==> flow/design.v <==
module alu_top(clk, a, b, op, out, carry_out, over_flow, zero);
input clk;
input [31:0] a, b;
input [2:0] op;
output reg [31:0] out;
output reg carry_out, over_flow, zero;
reg [31:0] a_r, b_r;
reg [2:0] op_r;
wire [31:0] alu_out;
wire alu_carry_out, alu_over_flow, alu_zero;
ALU alu_core(a_r, b_r, op_r, alu_out, alu_carry_out, alu_over_flow, alu_zero);
always @(posedge clk) begin
	a_r <= a;
	b_r <= b;
	op_r <= op;
	out <= alu_out;
	carry_out <= alu_carry_out;
	over_flow <= alu_over_flow;
	zero <= alu_zero;
end
endmodule

module xorgate(a, b, out);
output[31:0] out;
input wire[31:0] a, b;
generate  
genvar index;
for (index = 0; index<32; index = index + 1)
	begin: xorgen
		xor xor1(out[index], a[index], b[index]);
	end
endgenerate
endmodule
module andgate(a, b, out);
output[31:0] out;
input[31:0] a, b;
generate  
genvar index;
for (index = 0; index<32; index = index + 1)
	begin: andgen
		and and1(out[index], a[index], b[index]);  
	end
endgenerate
endmodule
module orgate(a, b, out);
output[31:0] out;
input[31:0] a, b;
generate  
genvar index;
for (index = 0; index<32; index = index + 1)
	begin: orgen
		or or1(out[index], a[index], b[index]);
	end
endgenerate
endmodule
module adder(sum, carryout, a, b, carryin);
output sum, carryout;
input a, b, carryin;
xor sumbit(sum, a, b, carryin);
and bc(b_c, b, carryin);
and ac(a_c, a, carryin);
and ab(a_b, a, b);
or cout(carryout, b_c, a_c, a_b);
endmodule
module adder32Bit(addo, carryout, over_flow, A, B, carry_in);
output[31:0] addo;  
output carryout;  
output over_flow;  
input[31:0] A;  
input[31:0] B;  
input carry_in;
wire[31:0] carry_oarray;
adder adder_init (addo[0], carry_oarray[0], A[0], B[0], carry_in);
adder adder1 (addo[1], carry_oarray[1], A[1], B[1], carry_oarray[0]);
generate  
genvar index;
for (index = 2; index<32; index = index + 1)
	begin: add32b
	adder addergen (addo[index], carry_oarray[index], A[index], B[index], carry_oarray[index-1]);
	end
endgenerate
assign carryout = carry_oarray[31];
wire abxor, abcoutxor;
xor xor1(abxor, A[31], B[31]);
xor xor2(abcoutxor, carryout, abxor);
xor xor3(over_flow, addo[31], abcoutxor);
endmodule 
module slt(sum, overflow, slto);
input[31:0] sum;
input overflow;
output slto;
xor slt_xor(slto, sum[31], overflow);
endmodule
module structuralMultiplexer(out, mux_command, ando, oro, xoro, addo, slto);
output[31:0] out;
input[2:0] mux_command;  
input[31:0] ando;  
input[31:0] oro;  
input[31:0] xoro;  
input[31:0] addo;  
input slto;  
wire[2:0] inv_command;
wire[31:0] enableand, enableor, enablexor, enableadd;  
wire enableslt;  
not notCommand0(inv_command[0], mux_command[0]);  
not notCommand1(inv_command[1], mux_command[1]);
not notCommand2(inv_command[2], mux_command[2]);
and slt_and(enableslt, slto, inv_command[2], mux_command[1], inv_command[0]);
generate
genvar index;
for (index = 0; index<32; index = index + 1)
	begin: muxgen 
		and ando_and(enableand[index], ando[index], inv_command[2], mux_command[1], mux_command[0]);  
		and oro_and(enableor[index], oro[index], mux_command[2], inv_command[1], inv_command[0]);  
		and xoro_and(enablexor[index], xoro[index], inv_command[2], inv_command[1], mux_command[0]);  
		and addo_and(enableadd[index], addo[index], inv_command[2], inv_command[1], inv_command[0]);  
		or or1(out[index], enableand[index],  enableor[index], enablexor[index], enableadd[index], enableslt);  
	end
endgenerate
endmodule
module LUT(mux_command, a_inv, b_inv, carry_in, allow_overflow, addr);
output reg[2:0] mux_command;
output reg a_inv;
output reg b_inv;
output reg carry_in;
output reg allow_overflow;
input[2:0] addr;
always @ (addr) begin
	case(addr)
	3'd0: begin mux_command = 3'b000; a_inv = 0; b_inv = 0; carry_in = 0; allow_overflow = 1; end  
	3'd1: begin mux_command = 3'b000; a_inv = 0; b_inv = 1; carry_in = 1; allow_overflow = 1; end  
	3'd2: begin mux_command = 3'b001; a_inv = 0; b_inv = 0; carry_in = 0; allow_overflow = 1; end  
	3'd3: begin mux_command = 3'b010; a_inv = 0; b_inv = 1; carry_in = 1; allow_overflow = 0; end  
	3'd4: begin mux_command = 3'b011; a_inv = 0; b_inv = 0; carry_in = 0; allow_overflow = 1; end  
	3'd6: begin mux_command = 3'b011; a_inv = 1; b_inv = 1; carry_in = 0; allow_overflow = 1; end  
	3'd7: begin mux_command = 3'b100; a_inv = 0; b_inv = 0; carry_in = 0; allow_overflow = 1; end  
	3'd5: begin mux_command = 3'b100; a_inv = 1; b_inv = 1; carry_in = 0; allow_overflow = 1; end  
default: $display("Please check inputs");
endcase
end
endmodule
module ALU(a, b, addr, out, carry_out, over_flow, zero);
input[31:0] a, b;
input[2:0] addr;  
output[31:0] out;
output carry_out, over_flow, zero;
wire carry_in, b_inv;  
wire a_inv, allow_overflow;  
wire[2:0] mux_command;
wire[31:0] A, B;  
wire[31:0] addo, xoro, ando, oro;
wire slto;
LUT lookuptable(mux_command, a_inv, b_inv, carry_in, allow_overflow, addr);
generate
genvar index;
for (index = 0; index<32; index = index + 1)
	begin: abinv_gen
		xor a_invgen(A[index], a[index], a_inv);  
		xor b_invgen(B[index], b[index], b_inv);  
	end
endgenerate
andgate and_gate(A, B, ando);  
orgate or_gate(A, B, oro);  
xorgate xor_gate(A, B, xoro);  
adder32Bit add_gate(addo, carry_out, over_flow, A, B, carry_in);  
slt slt_gate(addo, over_flow, slto);
and allowoverflow_and(overflow, over_flow, allow_overflow);
structuralMultiplexer mux_structure(out, mux_command, ando, oro, xoro, addo, slto);
wire[31:0] equal;
generate  
genvar index1;
for (index1 = 0; index1 <32; index1 = index1+1)begin
                nor nor1(equal[index1], out[index1], 0);
end
endgenerate
and and1(zero, equal[0], equal[1], equal[2], equal[3],equal[4],equal[5],equal[6],equal[7],equal[8],equal[9],equal[10],equal[11],equal[12],equal[13],equal[14],equal[15],equal[16],equal[17],equal[18],equal[19],equal[20],equal[21],equal[22],equal[23],equal[24],equal[25],equal[26],equal[27],equal[28],equal[29],equal[30],equal[31]);
endmodule
======== From RTL to reports: alu_top ========
What the tools print for alu_top, step after step.
Lines are those of the file above, counted from 1.
Library cell names are shortened.
The mark -- stands for no value.
inputs
  top ..................................... alu_top
  clock ................................... clk
  standard-cell library ................... sky130hd
  library corner .......................... tt_025C_1v80

======== After elaboration ========
Counts by Yosys on the flattened word-level netlist (proc, flatten, opt, wreduce; memories kept). Register bits leave out memories and registers merged into their read ports (data or address); mux counts leave out enables and synchronous resets folded into registers. Print and check cells are left out. Cells with the same type and inputs are merged into one.
Memory sizes are those after Yosys's memory passes, which may raise the word count (mostly to a power of two), join words into wider ones and drop unused or constant bits.
bit counts
  register bits after elaboration ......... 99
  bits in read-only memories .............. 56
  clocked read ports x word width ......... 7
  memory cells ............................ 1
memories
  name             words  bits a word  rd ports  wr ports  line  source
  (no name shown)  8      7            1         0         129   case(addr)
cells by class
  bitwise logic cells ..................... 904
operator list
  operator           count
  AND 1 bit          514
  OR 1 bit           224
  bitwise XOR 1 bit  131
  inverter 1 bit     35

======== Logic depth ========
Depth = most cells in a row (Yosys ltp): at word level without a register or memory, in the mapped netlist without a sequential cell, where the memories' decode and read muxes count.
depth
  depth in word-level cells ............... 136
  ABC_AREA ................................ 1
  gate-level depth with buffers ........... 46
  depth with buffers taken out ............ 44

======== Mapped cells and area ========
Yosys stat after the flow's synthesis: flattened, memories mapped to cells. It holds for the ABC_AREA given above (unset counts as 0); a run with the other value may have another netlist.
mapped netlist
  standard cells after synthesis .......... 690
  chip area (Yosys) ....................... 0.0059582 sq mm
  area of sequential cells ................ 0.002102 sq mm
  flip-flops .............................. 105
  buffer cells ............................ 30
cells by type
  cell type  count
  dfxtp_1    105
  ha_1       66
  fa_1       33
  xnor2_1    65
  nand2_1    128
  inv_1      97
  nor2_1     60
  nand3_1    39
  a21oi_1    21
  buf_2      21
  o21ai_0    20
  o21a_1     7
  buf_4      4
  nor3_1     4
  nor2_2     3
  buf_6      1
  clkbuf_1   3
  inv_2      3
Not listed: further types 10, cells in them 10.

======== Timing after synthesis ========
Source: OpenSTA report_checks on the synthesized netlist (no wires, ideal clock, input and output delay 20% of the period each), path of least setup slack; recovery checks are left aside. Register names are those of the netlist, which keeps one name where synthesis merged equal registers.
path after synthesis
  kind .................................... flip-flop to flip-flop
  start ................................... register (name not given)
  end ..................................... register zero
  clock period ............................ 14.5 ns
  library setup time ...................... 0.064 ns
  launch time at the first pin ............ 0.000 ns
  arrival ................................. 14.997 ns
  setup slack ............................. -0.561 ns
  delay of the path ....................... 15.061 ns
  driving pins on the path ................ 46
  synthesis period reached ................ 15.061 ns
"delay of the path" = arrival - input delay + setup time.
"driving pins on the path": output pins that drive a net of the path, with the launching flip-flop's if there is one; two outputs of one cell count as two.
"synthesis period reached" is the clock period less the worst setup slack; recovery checks do not enter. This is arithmetic on one report: input and output delays are still those of the set period (20% each).
Between the ends stands the longest chain of elaborated cells between them, by number of cells; it is not shown to be the way that was timed. Of several equally long chains one is given.
Each line given opens the expression or statement behind the cell; cells for indexed reads and writes are added by Yosys, which also makes memories of some case tables.
on the way, after synthesis
  path through ............................ dfxtp_1 -> clkbuf_1 -> buf_2 -> xnor2_1 -> fa_1 -> fa_1 -> fa_1 -> fa_1 -> fa_1 -> fa_1 -> fa_1 -> fa_1 -> fa_1 -> fa_1 -> fa_1 -> fa_1 -> fa_1 -> fa_1 -> [... 10 more ...] -> fa_1 -> fa_1 -> fa_1 -> fa_1 -> fa_1 -> fa_1 -> inv_1 -> fa_1 -> inv_1 -> fa_1 -> nand3_2 -> buf_2 -> nand2_1 -> nor2_1 -> nand2_1 -> nor2_1 -> nand3_1 -> nor2_1
  length of the longest elaborated chain .. 136
  elaborated cells on any way between the ends .. 868
  classes of those cells .................. 868 x logic
RTL lines, path after synthesis
  item                  line  source
  bitwise XOR 1 bit     --
  AND 1 bit             --
  OR 1 bit x2           --
  AND 1 bit             --
  OR 1 bit x2           --
  AND 1 bit             --
  OR 1 bit x2           --
  [... 84 more ...]     --
  AND 1 bit             --
  OR 1 bit x2           --
  bitwise XOR 1 bit x3  --
  AND 1 bit x3          --
  OR 1 bit              --
  inverter 1 bit        --
  AND 1 bit x31         --
  end: declaration      6     output reg carry_out, over_flow, zero;

======== Path in the finished layout ========
Path of least setup slack in the final report of flow run A (OpenROAD, finished layout, wires in). Where an end is a register, its clock arrival counts in the times.
path after layout
  kind .................................... flip-flop to flip-flop
  start ................................... register (name not given)
  end ..................................... register zero
  clock period ............................ 14.1 ns
  library setup time ...................... 0.06 ns
  launch time at the first pin ............ 0.35 ns
  arrival ................................. 14.01 ns
  setup slack ............................. 0.38 ns
  driving pins on the path ................ 44
on the way, after layout
  path through ............................ dfxtp_2 -> xnor2_2 -> fa_2 -> fa_2 -> fa_2 -> fa_2 -> fa_2 -> fa_2 -> fa_2 -> fa_2 -> fa_2 -> fa_2 -> fa_2 -> fa_2 -> fa_2 -> fa_2 -> fa_2 -> fa_2 -> [... 8 more ...] -> fa_2 -> fa_2 -> fa_2 -> fa_2 -> fa_2 -> fa_2 -> inv_2 -> fa_2 -> inv_1 -> fa_2 -> nand3_4 -> buf_12 -> nand3_1 -> nor2_1 -> nand2_1 -> nor2_2 -> nand3_1 -> nor2_1
  elaborated cells on any way between the ends .. 868
  classes of those cells .................. 868 x logic
RTL lines, path after layout
  item              line  source
  end: declaration  6     output reg carry_out, over_flow, zero;
No chain of elaborated cells between the ends is given.

Wiki page: alu_top / flow data

Module alu_top, platform sky130hd: 2 stored runs of the flow (Yosys, OpenROAD) with differing settings, in no particular order. Input and output delays are each 20% of the period that was set; the output load is 0.01 pF.
"achieved clock period": clock period set for the run, less the worst setup slack. It is reckoned from that one timing run; input and output delays stay at 20% of the period that was set.
"critical path time" = time allowed to the worst setup path (clock period - input delay - output delay, where it has them) - its slack; a late launch clock adds to it, a late capture clock takes from it.
By "total design power" is meant OpenSTA's value without simulated activity: inputs other than the clock are taken to toggle once in ten clock periods, and the tool carries that through the logic.

======== flow run A ========
==> flow/run.sh <==
#!/bin/bash
# the make line also repeats the synthesis and layout settings of config.mk as NAME=value (left out here)
make -C /OpenROAD-flow-scripts/flow DESIGN_CONFIG=/design/flow/config.mk WORK_HOME=/design/flow/orfs CLKGATE_MAP_FILE= finish
==> flow/config.mk <==
export PLATFORM = sky130hd
export DESIGN_NAME = alu_top
export DESIGN_NICKNAME = alu_top
export VERILOG_FILES = /design/flow/design.v
export SDC_FILE = /design/flow/constraint.sdc
export NUM_CORES = 4
export LEC_CHECK = 0
export ABC_AREA = 1
export CAP_MARGIN = 20
export CELL_PAD_IN_SITES_DETAIL_PLACEMENT = 1
export CELL_PAD_IN_SITES_GLOBAL_PLACEMENT = 2
export CORE_ASPECT_RATIO = 0.65
export CORE_MARGIN = 7
export CORE_UTILIZATION = 36
export CTS_CLUSTER_DIAMETER = 318
export CTS_CLUSTER_SIZE = 13
export GPL_ROUTABILITY_DRIVEN = 1
export MAX_ROUTING_LAYER = met5
export PLACE_DENSITY_LB_ADDON = 0.09
export SETUP_SLACK_MARGIN = -0.0
export SLEW_MARGIN = 25
export TNS_END_PERCENT = 50
==> flow/constraint.sdc <==
create_clock -name core_clock -period 14.1 [get_ports {clk}]
set_input_delay 2.8200 -clock core_clock [delete_from_list [all_inputs] [get_ports {clk}]]
set_output_delay 2.8200 -clock core_clock [all_outputs]
set_load 0.01 [all_outputs]

-------- measured, flow run A --------
  area of the synthesized netlist ......... 0.0059582 sq mm
  die area ................................ 0.0204327 sq mm
  standard-cell area after layout ......... 0.0077362 sq mm
  final design utilization ................ 48.3 %
  worst slack on setup checks ............. 0.379 ns
  final setup TNS ......................... 0.000 ns
  smallest hold slack ..................... 0.791 ns
  total design power ...................... 0.001042 W
  achieved clock period ................... 13.721 ns
  critical path time ...................... 13.72 ns
  critical path type ...................... flip-flop to flip-flop

======== flow run B ========
==> flow/run.sh <==
#!/bin/bash
# the make line also repeats the synthesis and layout settings of config.mk as NAME=value (left out here)
make -C /OpenROAD-flow-scripts/flow DESIGN_CONFIG=/design/flow/config.mk WORK_HOME=/design/flow/orfs CLKGATE_MAP_FILE= finish
==> flow/config.mk <==
export PLATFORM = sky130hd
export DESIGN_NAME = alu_top
export DESIGN_NICKNAME = alu_top
export VERILOG_FILES = /design/flow/design.v
export SDC_FILE = /design/flow/constraint.sdc
export NUM_CORES = 4
export LEC_CHECK = 0
export ABC_AREA = 1
export CAP_MARGIN = 20
export CELL_PAD_IN_SITES_DETAIL_PLACEMENT = 1
export CELL_PAD_IN_SITES_GLOBAL_PLACEMENT = 3
export CORE_ASPECT_RATIO = 1.24
export CORE_MARGIN = 7
export CORE_UTILIZATION = 36
export CTS_CLUSTER_DIAMETER = 397
export CTS_CLUSTER_SIZE = 85
export GPL_ROUTABILITY_DRIVEN = 0
export HOLD_SLACK_MARGIN = 0.06
export MAX_ROUTING_LAYER = met4
export PLACE_DENSITY_LB_ADDON = 0.27
export SETUP_SLACK_MARGIN = 2.5
export SLEW_MARGIN = 35
export TNS_END_PERCENT = 50
==> flow/constraint.sdc <==
create_clock -name core_clock -period 14.1 [get_ports {clk}]
set_input_delay 2.8200 -clock core_clock [delete_from_list [all_inputs] [get_ports {clk}]]
set_output_delay 2.8200 -clock core_clock [all_outputs]
set_load 0.01 [all_outputs]

-------- measured, flow run B --------
  area of the synthesized netlist ......... 0.0059582 sq mm
  die area ................................ 0.0203692 sq mm
  standard-cell area after layout ......... 0.0078538 sq mm
  final design utilization ................ 48.3 %
  worst slack on setup checks ............. 1.400 ns
  final setup TNS ......................... 0.000 ns
  smallest hold slack ..................... 0.802 ns
  total design power ...................... 0.001056 W
  achieved clock period ................... 12.700 ns
  critical path time ...................... 12.70 ns
  critical path type ...................... flip-flop to flip-flop
